==> flow/design.v <==
module fpadder (output logic [31:0] sum, output logic ready,
                input logic [31:0] a, input logic clock, nreset);
    logic [31:0] m,n;       
    logic [1:0] exp;
	logic sign; 
    logic adding, stopOp, infNum, abSum, notNum, bigNum;    
	logic [7:0] exp_m, exp_n;        						  
	logic [22:0] manti_m, manti_n;						 
	logic [23:0] manti_m2, manti_n2, manti_m1, manti_n1;	 
	logic sign_m, sign_n;		 
    assign sign_m = m[31];
    assign sign_n = n[31];
    assign exp_m = {m[30:23]};
    assign exp_n = {n[30:23]};
    assign manti_m = {m[22:0]};
    assign manti_n = {n[22:0]};
	assign manti_m2 = {1'b1, manti_m};
	assign manti_n2 = {1'b1, manti_n};
	always_comb 
      begin
        notNum = (exp_m == 255 & manti_m != 0) || (exp_n == 255 & manti_n != 0);  
		bigNum = (exp_m == 255 & manti_m == 0) || (exp_n == 255 & manti_n == 0);
      end 
    always_comb 
      begin
        exp = (exp_m > exp_n)? 2'b10 : (exp_m < exp_n)? 2'b01 : 2'b00;
        sign = (sign_m == sign_n)? '1 : '0;
      end
    always_comb
      begin
          if (exp == 2'b10) begin
            manti_n1 = manti_n2 >> (exp_m - exp_n);       
			manti_m1 = manti_m2;  
			end
          else if (exp == 2'b01) begin
            manti_m1 = manti_m2 >> (exp_n - exp_m);
			manti_n1 = manti_n2;	
			end
          else begin
			manti_m1 = manti_m2; 
			manti_n1 = manti_n2;	
			end
      end                                                
    logic [24:0] manti_m3, manti_n3, sum_manti;
    logic [7:0]  sum_exp;
    logic sum_sign;
    assign manti_m3 = {1'b0, manti_m1[23:0]};
    assign manti_n3 = {1'b0, manti_n1[23:0]};
    always_ff @(posedge clock, negedge nreset)      
      if(!nreset) begin
      	sum_manti <= 0;
        sum_exp <= 0; 
        sum_sign <= 0; end
      else if (adding == '1) begin	 
        if (sign == '1) begin               
        sum_manti <= (manti_n3 + manti_m3);    
		sum_exp <= (exp ==  2'b10)? exp_m : exp_n;
        sum_sign <= sign_m; end
        else if (sign == '0 & exp == 2'b10) begin
      	sum_manti <= manti_m3 - manti_n3;
		sum_exp <= exp_m; 
        sum_sign <= sign_m; end
        else if (sign == '0 & exp == 2'b01) begin
      	sum_manti <= manti_n3 - manti_m3;
      	sum_exp <= exp_n; 
        sum_sign <= sign_n; end
        else if (sign == '0 & exp == 2'b00) begin
       	sum_manti <= (manti_m3 > manti_n3)? (manti_m3 - manti_n3) : (manti_m3 < manti_n3)? (manti_n3 - manti_m3) : 25'h1000000;
      	sum_exp <= (manti_m3 > manti_n3)? exp_m : (manti_m3 < manti_n3)? exp_n : 8'h0; 
        sum_sign <= (manti_m3 > manti_n3)? sign_m : (manti_m3 < manti_n3)? sign_n : '0; end 	end
	  else if (stopOp == 1) begin
		sum_manti[24:23] <= 2'b01;
		sum_manti[22:0] <= 23'h7fffff;
      	sum_exp <= 8'hff; 
        sum_sign <= '0; end
	  else if (infNum == 1) begin
		if (sign == 1) begin			 
			sum_manti[24:23] <= 2'b01;
			sum_manti[22:0] <= 0;
			sum_exp <= 8'hff; 
			sum_sign <= sign_m; end	
		else begin						 
			sum_manti[24:23] <= 2'b01;
			sum_manti[22:0] <= 0;
			sum_exp <= (exp == 2'b0) ? 8'h0 : 8'hff; 
			sum_sign <= (exp == 2'b10)? sign_m : (exp == 2'b01)? sign_n : 1'b0; end	end				
      always_ff @(posedge clock, negedge nreset)
		if(!nreset)
			sum <= 0;
		else if(abSum == 1) begin
        if (sum_manti[24] == 1)	begin 
			if (sum_exp == 254)						 
				sum <= {sum_sign, 8'hff, 23'b0};      
			else if (sum_exp == 0 & sum_manti[22:0] == 0)
				sum <= 0;
			else 
				sum <= {sum_sign, sum_exp + 8'b1, sum_manti[23:1]}; end			
        else begin
			if (sum_manti[23] == 1)
			sum <= {sum_sign, sum_exp, sum_manti[22:0]};  
			else if (sum_manti[22] == 1)
			sum <= {sum_sign, (sum_exp - 8'h1), sum_manti[21:0], 1'b0}; 
			else if (sum_manti[21] == 1)
			sum <= {sum_sign, (sum_exp - 8'h2), sum_manti[20:0], 2'b0};
			else if (sum_manti[20] == 1)
			sum <= {sum_sign, (sum_exp - 8'h3), sum_manti[19:0], 3'b0};
			else if (sum_manti[19] == 1)
			sum <= {sum_sign, (sum_exp - 8'h4), sum_manti[18:0], 4'b0};
			else if (sum_manti[18] == 1)
			sum <= {sum_sign, (sum_exp - 8'h5), sum_manti[17:0], 5'b0}; 
			else if (sum_manti[17] == 1)
			sum <= {sum_sign, (sum_exp - 8'h6), sum_manti[16:0], 6'b0};
			else if (sum_manti[16] == 1)
			sum <= {sum_sign, (sum_exp - 8'h7), sum_manti[15:0], 7'b0};
			else if (sum_manti[15] == 1)
			sum <= {sum_sign, (sum_exp - 8'h8), sum_manti[14:0], 8'b0};
			else if (sum_manti[14] == 1)
			sum <= {sum_sign, (sum_exp - 8'h9), sum_manti[13:0], 9'b0}; 
			else if (sum_manti[13] == 1)
			sum <= {sum_sign, (sum_exp - 8'ha), sum_manti[12:0], 10'b0};
			else if (sum_manti[12] == 1)
			sum <= {sum_sign, (sum_exp - 8'hb), sum_manti[11:0], 11'b0};
			else if (sum_manti[11] == 1)
			sum <= {sum_sign, (sum_exp - 8'hc), sum_manti[10:0], 12'b0};
			else if (sum_manti[10] == 1)
			sum <= {sum_sign, (sum_exp - 8'hd), sum_manti[9:0], 13'b0}; 
			else if (sum_manti[9] == 1)
			sum <= {sum_sign, (sum_exp - 8'he), sum_manti[8:0], 14'b0};
			else if (sum_manti[8] == 1)
			sum <= {sum_sign, (sum_exp - 8'hf), sum_manti[7:0], 15'b0};
			else if (sum_manti[7] == 1)
			sum <= {sum_sign, (sum_exp - 8'h10), sum_manti[6:0], 16'b0};
			else if (sum_manti[6] == 1)
			sum <= {sum_sign, (sum_exp - 8'h11), sum_manti[5:0], 17'b0};
			else if (sum_manti[5] == 1)
			sum <= {sum_sign, (sum_exp - 8'h12), sum_manti[4:0], 18'b0};
			else if (sum_manti[4] == 1)
			sum <= {sum_sign, (sum_exp - 8'h13), sum_manti[3:0], 19'b0};
			else if (sum_manti[3] == 1)
			sum <= {sum_sign, (sum_exp - 8'h14), sum_manti[2:0], 20'b0}; 
			else if (sum_manti[2] == 1)
			sum <= {sum_sign, (sum_exp - 8'h15), sum_manti[1:0], 21'b0};
			else if (sum_manti[1] == 1)
			sum <= {sum_sign, (sum_exp - 8'h16), sum_manti[0], 22'b0};
			else if (sum_manti[0] == 1)
			sum <= {sum_sign, (sum_exp - 8'h17), 23'b0};
			end
			end
	enum {start, loadN1, loadN2, pred, asblSum, stop} state;
    always_ff @(posedge clock, negedge nreset)
    	if(!nreset)begin
    		state <= start;
			m <= 0;
			n <= 0;
			ready <= 0;
			infNum <= 0;
			stopOp <= 0;
			adding <= 0;
			abSum <= 0;  end
    	else begin
			ready <= 0;
			infNum <= 0;
			stopOp <= 0;
			adding <= 0;
			abSum <= 0;
			case(state)
				start:begin
					state <= loadN1; end
				loadN1:begin
					n <= a;
					state <= loadN2; end
				loadN2:begin
					m <= a;
					state <= pred; end
				pred: begin
					state <= asblSum;
					if (!notNum & bigNum)
						infNum <= 1;
					else if (notNum)
						stopOp <= 1;
					else
						adding <= 1; end
				asblSum:begin
					state <= stop;
					abSum <= 1; end
				stop:begin
					ready <= 1;
					state <= start; end				
            endcase
			end		
endmodule
Appendix: tool output

**Reports on fpadder**

Each step is given for the RTL above and for the edited RTL.
"before" refers to lines of the RTL above, "after" to lines of the edited file.
"change" is "after" less "before", of the values as shown; "relative change" is that difference over "before", in percent.
The mark -- stands for no value.

- Design top: fpadder
- Clock: clock
- Standard-cell library: sky130hd
- Timing corner: tt_025C_1v80

**Diff**

Unified diff, file above to edited file.
A script made this edit; it was not meant as an optimisation.

```diff
@@ -143,5 +143,5 @@
 			else if (sum_manti[1] == 1)
 			sum <= {sum_sign, (sum_exp - 8'h16), sum_manti[0], 22'b0};
-			else if (sum_manti[0] == 1)
+			else 
 			sum <= {sum_sign, (sum_exp - 8'h17), 23'b0};
 			end
```

**Word-level counts**

Yosys after proc, flatten, opt, wreduce and memory -nomap, before mapping. Memory bits, and registers merged into a memory's read port (data or address), are not among the register bits. Print and check cells are not counted. Equal cells are merged and count once.

Storage and ports:

| item | before | after | change | relative change (%) |
|---|---|---|---|---|
| flip-flop bits (word level) | 167 | 167 | 0 | 0.00 |
| input bits | 34 | 34 | 0 | 0.00 |
| elaborated cells | 169 | 166 | -3 | -1.78 |

Cells by class:

| item | before | after | change | relative change (%) |
|---|---|---|---|---|
| magnitude comparators | 4 | 4 | 0 | 0.00 |
| shift operators | 2 | 2 | 0 | 0.00 |
| reductions and logical operators | 16 | 14 | -2 | -12.50 |
| bitwise operators | 10 | 10 | 0 | 0.00 |
| eq/ne operators | 12 | 12 | 0 | 0.00 |
| add/subtract/negate cells | 29 | 29 | 0 | 0.00 |
| multiplexer cells | 84 | 83 | -1 | -1.19 |

Operators by type and width:

| operator | before | after | change | relative change (%) |
|---|---|---|---|---|
| 2-to-1 mux 32 bit | 27 | 3 | -24 | -88.89 |
| 2-to-1 mux 31 bit | 0 | 23 | +23 | -- |
| AND reduction 2 bit | 2 | 1 | -1 | -50.00 |
| nonzero test 25 bit | 1 | 0 | -1 | -100.00 |

Unchanged operator kinds not shown: 40.

**Longest topological paths**

Longest topological path by Yosys (ltp), each cell counted once; first at word level (registers and memories cut), then after technology mapping (sequential cells cut; the memories' decode and read muxes count).

Depth:

| item | before | after | change | relative change (%) |
|---|---|---|---|---|
| depth after elaboration | 26 | 25 | -1 | -3.85 |
| ABC_AREA | 0 | 0 | -- | -- |
| gate-level depth with buffers | 33 | 31 | -2 | -6.06 |
| gate-level depth less buffers | 30 | 28 | -2 | -6.67 |

**After synthesis**

The flow's flattened synthesis, as Yosys stat reports it; memories are mapped. The netlist is that of the ABC_AREA named above (0 if unset); the other value can give another one.

Mapped netlist:

| item | before | after | change | relative change (%) |
|---|---|---|---|---|
| buffers | 208 | 226 | +18 | +8.65 |
| flip-flop cells | 140 | 140 | 0 | 0.00 |
| mapped area (sq um) | 17606.9 | 18286.3 | +679.4 | +3.86 |
| mapped cells | 2351 | 2496 | +145 | +6.17 |
| sequential area (sq um) | 3504.6 | 3504.6 | 0.0 | 0.00 |

Cell types:

| cell | before | after | change | relative change (%) |
|---|---|---|---|---|
| sky130_fd_sc_hd__o21ai_0 | 163 | 212 | +49 | +30.06 |
| sky130_fd_sc_hd__nor2_1 | 174 | 196 | +22 | +12.64 |
| sky130_fd_sc_hd__mux2i_1 | 65 | 44 | -21 | -32.31 |
| sky130_fd_sc_hd__nor3_1 | 38 | 59 | +21 | +55.26 |
| sky130_fd_sc_hd__xnor2_1 | 56 | 42 | -14 | -25.00 |
| sky130_fd_sc_hd__o21a_1 | 17 | 30 | +13 | +76.47 |
| sky130_fd_sc_hd__clkbuf_1 | 163 | 174 | +11 | +6.75 |
| sky130_fd_sc_hd__buf_2 | 7 | 18 | +11 | +157.14 |
| sky130_fd_sc_hd__a221o_1 | 23 | 13 | -10 | -43.48 |
| sky130_fd_sc_hd__a21boi_0 | 5 | 15 | +10 | +200.00 |
| sky130_fd_sc_hd__a21o_1 | 30 | 21 | -9 | -30.00 |
| sky130_fd_sc_hd__or2_2 | 6 | 15 | +9 | +150.00 |
| sky130_fd_sc_hd__nor4_1 | 19 | 27 | +8 | +42.11 |
| sky130_fd_sc_hd__a21oi_1 | 249 | 256 | +7 | +2.81 |
| sky130_fd_sc_hd__inv_1 | 102 | 109 | +7 | +6.86 |
| sky130_fd_sc_hd__mux2_2 | 65 | 58 | -7 | -10.77 |
| sky130_fd_sc_hd__nand3_1 | 55 | 48 | -7 | -12.73 |
| sky130_fd_sc_hd__a31oi_1 | 38 | 45 | +7 | +18.42 |

Unchanged cell types not shown: 18.
The list need not be complete.

**Path before layout**

Path of least setup slack by OpenSTA after synthesis, without wires, with an ideal clock, recovery checks aside; 20% of the period is set as input and as output delay. Where synthesis merged equal registers, the netlist keeps one of their names.

Timing after synthesis:

| item | before | after | change | relative change (%) |
|---|---|---|---|---|
| path type | register to register | register to register | -- | -- |
| start | reg m[23] | reg m[23] | -- | -- |
| end | reg sum_manti[22] | reg sum_manti[15] | -- | -- |
| arrival (ps) | 6544 | 6120 | -424 | -6.48 |
| data required time (ps) | 19917 | 19876 | -41 | -0.21 |
| path slack (ps) | 13373 | 13756 | +383 | -- |
| period (ps) | 20000 | 20000 | 0 | 0.00 |
| path delay (ps) | 6627 | 6244 | -383 | -5.78 |
| stages on the path | 29 | 29 | 0 | 0.00 |
| launch time at the first pin (ps) | 0 | 0 | 0 | -- |
| synthesis period reached (ps) | 6627 | 6244 | -383 | -5.78 |

"path delay" is the arrival time less input delay plus setup time.
"stages on the path" counts driving pins, that of a launching flip-flop among them; a cell with two outputs on the path counts twice.
"synthesis period reached" = period - worst setup slack (recovery checks aside). The figure is calculated, with input and output delays left at 20% of the set period.
The rows between start and end are the longest chain of elaborated cells between them; the timing report does not say that the signal goes this way. Where chains are equally long, one stands for them.
A line is the first line of the expression or statement that the cell stems from. Yosys adds cells for indexed reads and writes and turns some case tables into memories.
At most two assigning lines are given for a register; there are more.

On the way, after synthesis, before:
- Cell sequence: sky130_fd_sc_hd__dfrtp_1 > sky130_fd_sc_hd__inv_1 > sky130_fd_sc_hd__ha_1 > sky130_fd_sc_hd__fa_1 > sky130_fd_sc_hd__nor2b_1 > sky130_fd_sc_hd__o31ai_1 > sky130_fd_sc_hd__and2_1 > sky130_fd_sc_hd__nor2_4 > sky130_fd_sc_hd__a31oi_4 > sky130_fd_sc_hd__a311oi_2 > sky130_fd_sc_hd__mux2i_1 > sky130_fd_sc_hd__buf_2 > sky130_fd_sc_hd__nand4_1 > sky130_fd_sc_hd__o211ai_1 > sky130_fd_sc_hd__o21ai_1 > sky130_fd_sc_hd__o31ai_1 > sky130_fd_sc_hd__inv_1 > sky130_fd_sc_hd__ha_1 > sky130_fd_sc_hd__a21oi_1 > sky130_fd_sc_hd__o21ai_1 > sky130_fd_sc_hd__a211oi_1 > sky130_fd_sc_hd__a2bb2oi_1 > sky130_fd_sc_hd__a31o_2 > sky130_fd_sc_hd__a21oi_1 > sky130_fd_sc_hd__a21o_1 > sky130_fd_sc_hd__nand2_1 > sky130_fd_sc_hd__o21a_1 > sky130_fd_sc_hd__o221a_2 > sky130_fd_sc_hd__o22ai_1
- Length of the longest elaborated chain: 14

RTL lines, path after synthesis, before:

| item | RTL line | text |
|---|---|---|
| start, declared | 3 | `logic [31:0] m,n;` |
| start, assigned | 153 | `m <= 0;` |
| start, assigned | 173 | `m <= a;` |
| < comparator 8 bit | 26 | `exp = (exp_m > exp_n)? 2'b10 : (exp_m < exp_n)? 2'b01 : 2'b00;` |
| 2-to-1 mux 1 bit | 26 |  |
| 2-to-1 mux 2 bit | 26 |  |
| == test 2 x 1 -> 1 bit | 35 | `else if (exp == 2'b01) begin` |
| 2-to-1 mux 24 bit | 35 |  |
| 2-to-1 mux 24 bit | 31 | `if (exp == 2'b10) begin` |
| subtractor 24 x 24 -> 25 bit | 68 | `sum_manti <= (manti_m3 > manti_n3)? (manti_m3 - manti_n3) : (manti_m3 < manti_n3)? (manti_n3 - manti_m3) : 25' ...` |
| 2-to-1 mux 25 bit x2 | 68 |  |
| 2-to-1 mux 23 bit | 67 | `else if (sign == '0 & exp == 2'b00) begin` |
| 2-to-1 mux 23 bit | 63 | `else if (sign == '0 & exp == 2'b01) begin` |
| 2-to-1 mux 23 bit | 59 | `else if (sign == '0 & exp == 2'b10) begin` |
| 2-to-1 mux 23 bit | 55 | `if (sign == '1) begin` |
| 2-to-1 mux 23 bit | 54 | `else if (adding == '1) begin` |
| end, assigned | 56 | `sum_manti <= (manti_n3 + manti_m3);` |
| end, assigned | 60 | `sum_manti <= manti_m3 - manti_n3;` |
| end, declared | 44 | `logic [24:0] manti_m3, manti_n3, sum_manti;` |

On the way, after synthesis, after:
- Cell sequence: sky130_fd_sc_hd__dfrtp_1 > sky130_fd_sc_hd__inv_1 > sky130_fd_sc_hd__ha_1 > sky130_fd_sc_hd__fa_1 > sky130_fd_sc_hd__nand2b_1 > sky130_fd_sc_hd__a211o_1 > sky130_fd_sc_hd__a21o_1 > sky130_fd_sc_hd__buf_6 > sky130_fd_sc_hd__o221a_1 > sky130_fd_sc_hd__a2bb2oi_1 > sky130_fd_sc_hd__o32a_1 > sky130_fd_sc_hd__buf_2 > sky130_fd_sc_hd__a21oi_1 > sky130_fd_sc_hd__a21oi_1 > sky130_fd_sc_hd__o31a_1 > sky130_fd_sc_hd__o21ai_0 > sky130_fd_sc_hd__a22oi_1 > sky130_fd_sc_hd__ha_1 > sky130_fd_sc_hd__nor2b_1 > sky130_fd_sc_hd__o211ai_1 > sky130_fd_sc_hd__a21oi_1 > sky130_fd_sc_hd__o41a_1 > sky130_fd_sc_hd__a21bo_2 > sky130_fd_sc_hd__a21oi_1 > sky130_fd_sc_hd__o21bai_1 > sky130_fd_sc_hd__a21oi_1 > sky130_fd_sc_hd__nor3_1 > sky130_fd_sc_hd__a41o_1 > sky130_fd_sc_hd__o31a_1
- Length of the longest elaborated chain: 14

RTL lines, path after synthesis, after:

| item | RTL line | text |
|---|---|---|
| start, declared | 3 | `logic [31:0] m,n;` |
| start, assigned | 153 | `m <= 0;` |
| start, assigned | 173 | `m <= a;` |
| < comparator 8 bit | 26 | `exp = (exp_m > exp_n)? 2'b10 : (exp_m < exp_n)? 2'b01 : 2'b00;` |
| 2-to-1 mux 1 bit | 26 |  |
| 2-to-1 mux 2 bit | 26 |  |
| == test 2 x 1 -> 1 bit | 35 | `else if (exp == 2'b01) begin` |
| 2-to-1 mux 24 bit | 35 |  |
| 2-to-1 mux 24 bit | 31 | `if (exp == 2'b10) begin` |
| subtractor 24 x 24 -> 25 bit | 68 | `sum_manti <= (manti_m3 > manti_n3)? (manti_m3 - manti_n3) : (manti_m3 < manti_n3)? (manti_n3 - manti_m3) : 25' ...` |
| 2-to-1 mux 25 bit x2 | 68 |  |
| 2-to-1 mux 23 bit | 67 | `else if (sign == '0 & exp == 2'b00) begin` |
| 2-to-1 mux 23 bit | 63 | `else if (sign == '0 & exp == 2'b01) begin` |
| 2-to-1 mux 23 bit | 59 | `else if (sign == '0 & exp == 2'b10) begin` |
| 2-to-1 mux 23 bit | 55 | `if (sign == '1) begin` |
| 2-to-1 mux 23 bit | 54 | `else if (adding == '1) begin` |
| end, assigned | 56 | `sum_manti <= (manti_n3 + manti_m3);` |
| end, assigned | 60 | `sum_manti <= manti_m3 - manti_n3;` |
| end, declared | 44 | `logic [24:0] manti_m3, manti_n3, sum_manti;` |

**Worst path after layout**

From the final timing report of the runs of pair A: the path of least setup slack in the routed layout; clock arrival at registers is part of the times.
The report prints the path's times to 10 ps; the period is as set.

Timing post-layout:

| item | before | after | change | relative change (%) |
|---|---|---|---|---|
| path type | register to register | register to register | -- | -- |
| start | reg m[23] | reg m[23] | -- | -- |
| end | reg sum_manti[19] | reg sum_manti[1] | -- | -- |
| period (ps) | 9530 | 9530 | 0 | 0.00 |
| data required time (ps) | 9890 | 9950 | +60 | +0.61 |
| path slack (ps) | 1010 | 1030 | +20 | -- |
| launch time at the first pin (ps) | 490 | 480 | -10 | -2.04 |
| arrival (ps) | 8880 | 8920 | +40 | +0.45 |
| stages on the path | 28 | 28 | 0 | 0.00 |

The rows between start and end are the longest chain of elaborated cells between them; the timing report does not say that the signal goes this way. Where chains are equally long, one stands for them.
At most two assigning lines are given for a register; there are more.

On the way, post-layout, before:
- Cell sequence: sky130_fd_sc_hd__dfrtp_1 > sky130_fd_sc_hd__inv_1 > sky130_fd_sc_hd__ha_1 > sky130_fd_sc_hd__buf_4 > sky130_fd_sc_hd__nand2_1 > sky130_fd_sc_hd__nor4_2 > sky130_fd_sc_hd__nor2_1 > sky130_fd_sc_hd__nand2_2 > sky130_fd_sc_hd__buf_12 > sky130_fd_sc_hd__mux2i_1 > sky130_fd_sc_hd__xor2_1 > sky130_fd_sc_hd__nand3_1 > sky130_fd_sc_hd__nor2_1 > sky130_fd_sc_hd__a32o_1 > sky130_fd_sc_hd__mux2i_1 > sky130_fd_sc_hd__ha_1 > sky130_fd_sc_hd__inv_1 > sky130_fd_sc_hd__o21bai_1 > sky130_fd_sc_hd__a41o_1 > sky130_fd_sc_hd__a31oi_1 > sky130_fd_sc_hd__o311ai_0 > sky130_fd_sc_hd__a21oi_1 > sky130_fd_sc_hd__o21bai_1 > sky130_fd_sc_hd__a221oi_1 > sky130_fd_sc_hd__xnor2_1 > sky130_fd_sc_hd__a221o_1 > sky130_fd_sc_hd__o211ai_1 > sky130_fd_sc_hd__a21oi_1
- Length of the longest elaborated chain: 14

RTL lines, path post-layout, before:

| item | RTL line | text |
|---|---|---|
| start, declared | 3 | `logic [31:0] m,n;` |
| start, assigned | 153 | `m <= 0;` |
| start, assigned | 173 | `m <= a;` |
| < comparator 8 bit | 26 | `exp = (exp_m > exp_n)? 2'b10 : (exp_m < exp_n)? 2'b01 : 2'b00;` |
| 2-to-1 mux 1 bit | 26 |  |
| 2-to-1 mux 2 bit | 26 |  |
| == test 2 x 1 -> 1 bit | 35 | `else if (exp == 2'b01) begin` |
| 2-to-1 mux 24 bit | 35 |  |
| 2-to-1 mux 24 bit | 31 | `if (exp == 2'b10) begin` |
| subtractor 24 x 24 -> 25 bit | 68 | `sum_manti <= (manti_m3 > manti_n3)? (manti_m3 - manti_n3) : (manti_m3 < manti_n3)? (manti_n3 - manti_m3) : 25' ...` |
| 2-to-1 mux 25 bit x2 | 68 |  |
| 2-to-1 mux 23 bit | 67 | `else if (sign == '0 & exp == 2'b00) begin` |
| 2-to-1 mux 23 bit | 63 | `else if (sign == '0 & exp == 2'b01) begin` |
| 2-to-1 mux 23 bit | 59 | `else if (sign == '0 & exp == 2'b10) begin` |
| 2-to-1 mux 23 bit | 55 | `if (sign == '1) begin` |
| 2-to-1 mux 23 bit | 54 | `else if (adding == '1) begin` |
| end, assigned | 56 | `sum_manti <= (manti_n3 + manti_m3);` |
| end, assigned | 60 | `sum_manti <= manti_m3 - manti_n3;` |
| end, declared | 44 | `logic [24:0] manti_m3, manti_n3, sum_manti;` |

On the way, post-layout, after:
- Cell sequence: sky130_fd_sc_hd__dfrtp_1 > sky130_fd_sc_hd__inv_1 > sky130_fd_sc_hd__ha_1 > sky130_fd_sc_hd__fa_1 > sky130_fd_sc_hd__nand2b_1 > sky130_fd_sc_hd__a211o_1 > sky130_fd_sc_hd__a21oi_4 > sky130_fd_sc_hd__buf_4 > sky130_fd_sc_hd__nand3_1 > sky130_fd_sc_hd__nand2_1 > sky130_fd_sc_hd__and2_1 > sky130_fd_sc_hd__nor2_1 > sky130_fd_sc_hd__a211oi_1 > sky130_fd_sc_hd__a22oi_1 > sky130_fd_sc_hd__o31ai_1 > sky130_fd_sc_hd__inv_1 > sky130_fd_sc_hd__ha_1 > sky130_fd_sc_hd__a21oi_1 > sky130_fd_sc_hd__o31ai_1 > sky130_fd_sc_hd__a211oi_1 > sky130_fd_sc_hd__a21o_1 > sky130_fd_sc_hd__a31oi_4 > sky130_fd_sc_hd__a211oi_1 > sky130_fd_sc_hd__a31oi_2 > sky130_fd_sc_hd__nand2_2 > sky130_fd_sc_hd__or3_1 > sky130_fd_sc_hd__a21oi_1 > sky130_fd_sc_hd__o31a_1
- Length of the longest elaborated chain: 14

RTL lines, path post-layout, after:

| item | RTL line | text |
|---|---|---|
| start, declared | 3 | `logic [31:0] m,n;` |
| start, assigned | 153 | `m <= 0;` |
| start, assigned | 173 | `m <= a;` |
| < comparator 8 bit | 26 | `exp = (exp_m > exp_n)? 2'b10 : (exp_m < exp_n)? 2'b01 : 2'b00;` |
| 2-to-1 mux 1 bit | 26 |  |
| 2-to-1 mux 2 bit | 26 |  |
| == test 2 x 1 -> 1 bit | 35 | `else if (exp == 2'b01) begin` |
| 2-to-1 mux 24 bit | 35 |  |
| 2-to-1 mux 24 bit | 31 | `if (exp == 2'b10) begin` |
| subtractor 24 x 24 -> 25 bit | 68 | `sum_manti <= (manti_m3 > manti_n3)? (manti_m3 - manti_n3) : (manti_m3 < manti_n3)? (manti_n3 - manti_m3) : 25' ...` |
| 2-to-1 mux 25 bit x2 | 68 |  |
| 2-to-1 mux 23 bit | 67 | `else if (sign == '0 & exp == 2'b00) begin` |
| 2-to-1 mux 23 bit | 63 | `else if (sign == '0 & exp == 2'b01) begin` |
| 2-to-1 mux 23 bit | 59 | `else if (sign == '0 & exp == 2'b10) begin` |
| 2-to-1 mux 23 bit | 55 | `if (sign == '1) begin` |
| 2-to-1 mux 23 bit | 54 | `else if (adding == '1) begin` |
| end, assigned | 56 | `sum_manti <= (manti_n3 + manti_m3);` |
| end, assigned | 60 | `sum_manti <= manti_m3 - manti_n3;` |
| end, declared | 44 | `logic [24:0] manti_m3, manti_n3, sum_manti;` |

**Layout results**

Both versions went through the flow (Yosys, OpenROAD) with the same settings in each pair. Constraints: input delay and output delay 20% of the set period each, output load 0.01 pF.

Flow settings, pair A:
- CORE_UTILIZATION: 40
- period_ns: 9.53
- CAP_MARGIN: 20
- CORE_MARGIN: 2
- SLEW_MARGIN: 20

Final reports, pair A:

| item | before | after | change | relative change (%) |
|---|---|---|---|---|
| mapped cell area after synthesis (sq um) | 17606.9 | 18286.3 | +679.4 | +3.86 |
| period reached (ps) | 8515 | 8502 | -13 | -0.15 |
| area of the standard cells in the finished layout (sq um) | 19461.2 | 19820.3 | +359.1 | +1.85 |
| die footprint (sq um) | 45710.4 | 47441.2 | +1730.8 | +3.79 |
| total design power (W) | 0.001372 | 0.001296 | -0.000076 | -5.54 |
| worst setup slack after layout (ps) | 1015 | 1028 | +13 | -- |
| setup TNS (ps) | 0 | 0 | 0 | -- |
| utilization in the final report (%) | 45.0 | 43.8 | -1.2 | -- |
| lowest hold slack (ps) | 354 | 349 | -5 | -- |

Flow settings, pair B:
- CORE_UTILIZATION: 32
- GPL_TIMING_DRIVEN: 1
- MIN_ROUTING_LAYER: met1
- PLACE_DENSITY: 0.43
- SETUP_SLACK_MARGIN: -0.35
- TNS_END_PERCENT: 100
- period_ns: 5.32
- CAP_MARGIN: 20
- CORE_MARGIN: 2
- SLEW_MARGIN: 20

Final reports, pair B:

| item | before | after | change | relative change (%) |
|---|---|---|---|---|
| mapped cell area after synthesis (sq um) | 17606.9 | 18286.3 | +679.4 | +3.86 |
| period reached (ps) | 6246 | 6378 | +132 | +2.11 |
| area of the standard cells in the finished layout (sq um) | 24317.1 | 26071.3 | +1754.2 | +7.21 |
| die footprint (sq um) | 56913.3 | 59073.3 | +2160.0 | +3.80 |
| total design power (W) | 0.00246 | 0.002454 | -0.000006 | -0.24 |
| worst setup slack after layout (ps) | -926 | -1058 | -132 | -- |
| setup TNS (ps) | -24140 | -29864 | -5724 | -- |
| utilization in the final report (%) | 44.9 | 46.1 | +1.2 | -- |
| lowest hold slack (ps) | 353 | 348 | -5 | -- |

"period reached" = clock period - worst setup slack. The figure is calculated, with input and output delays left at 20% of the set period.
"total design power" is the tool's figure for a default switching activity; nothing was simulated.
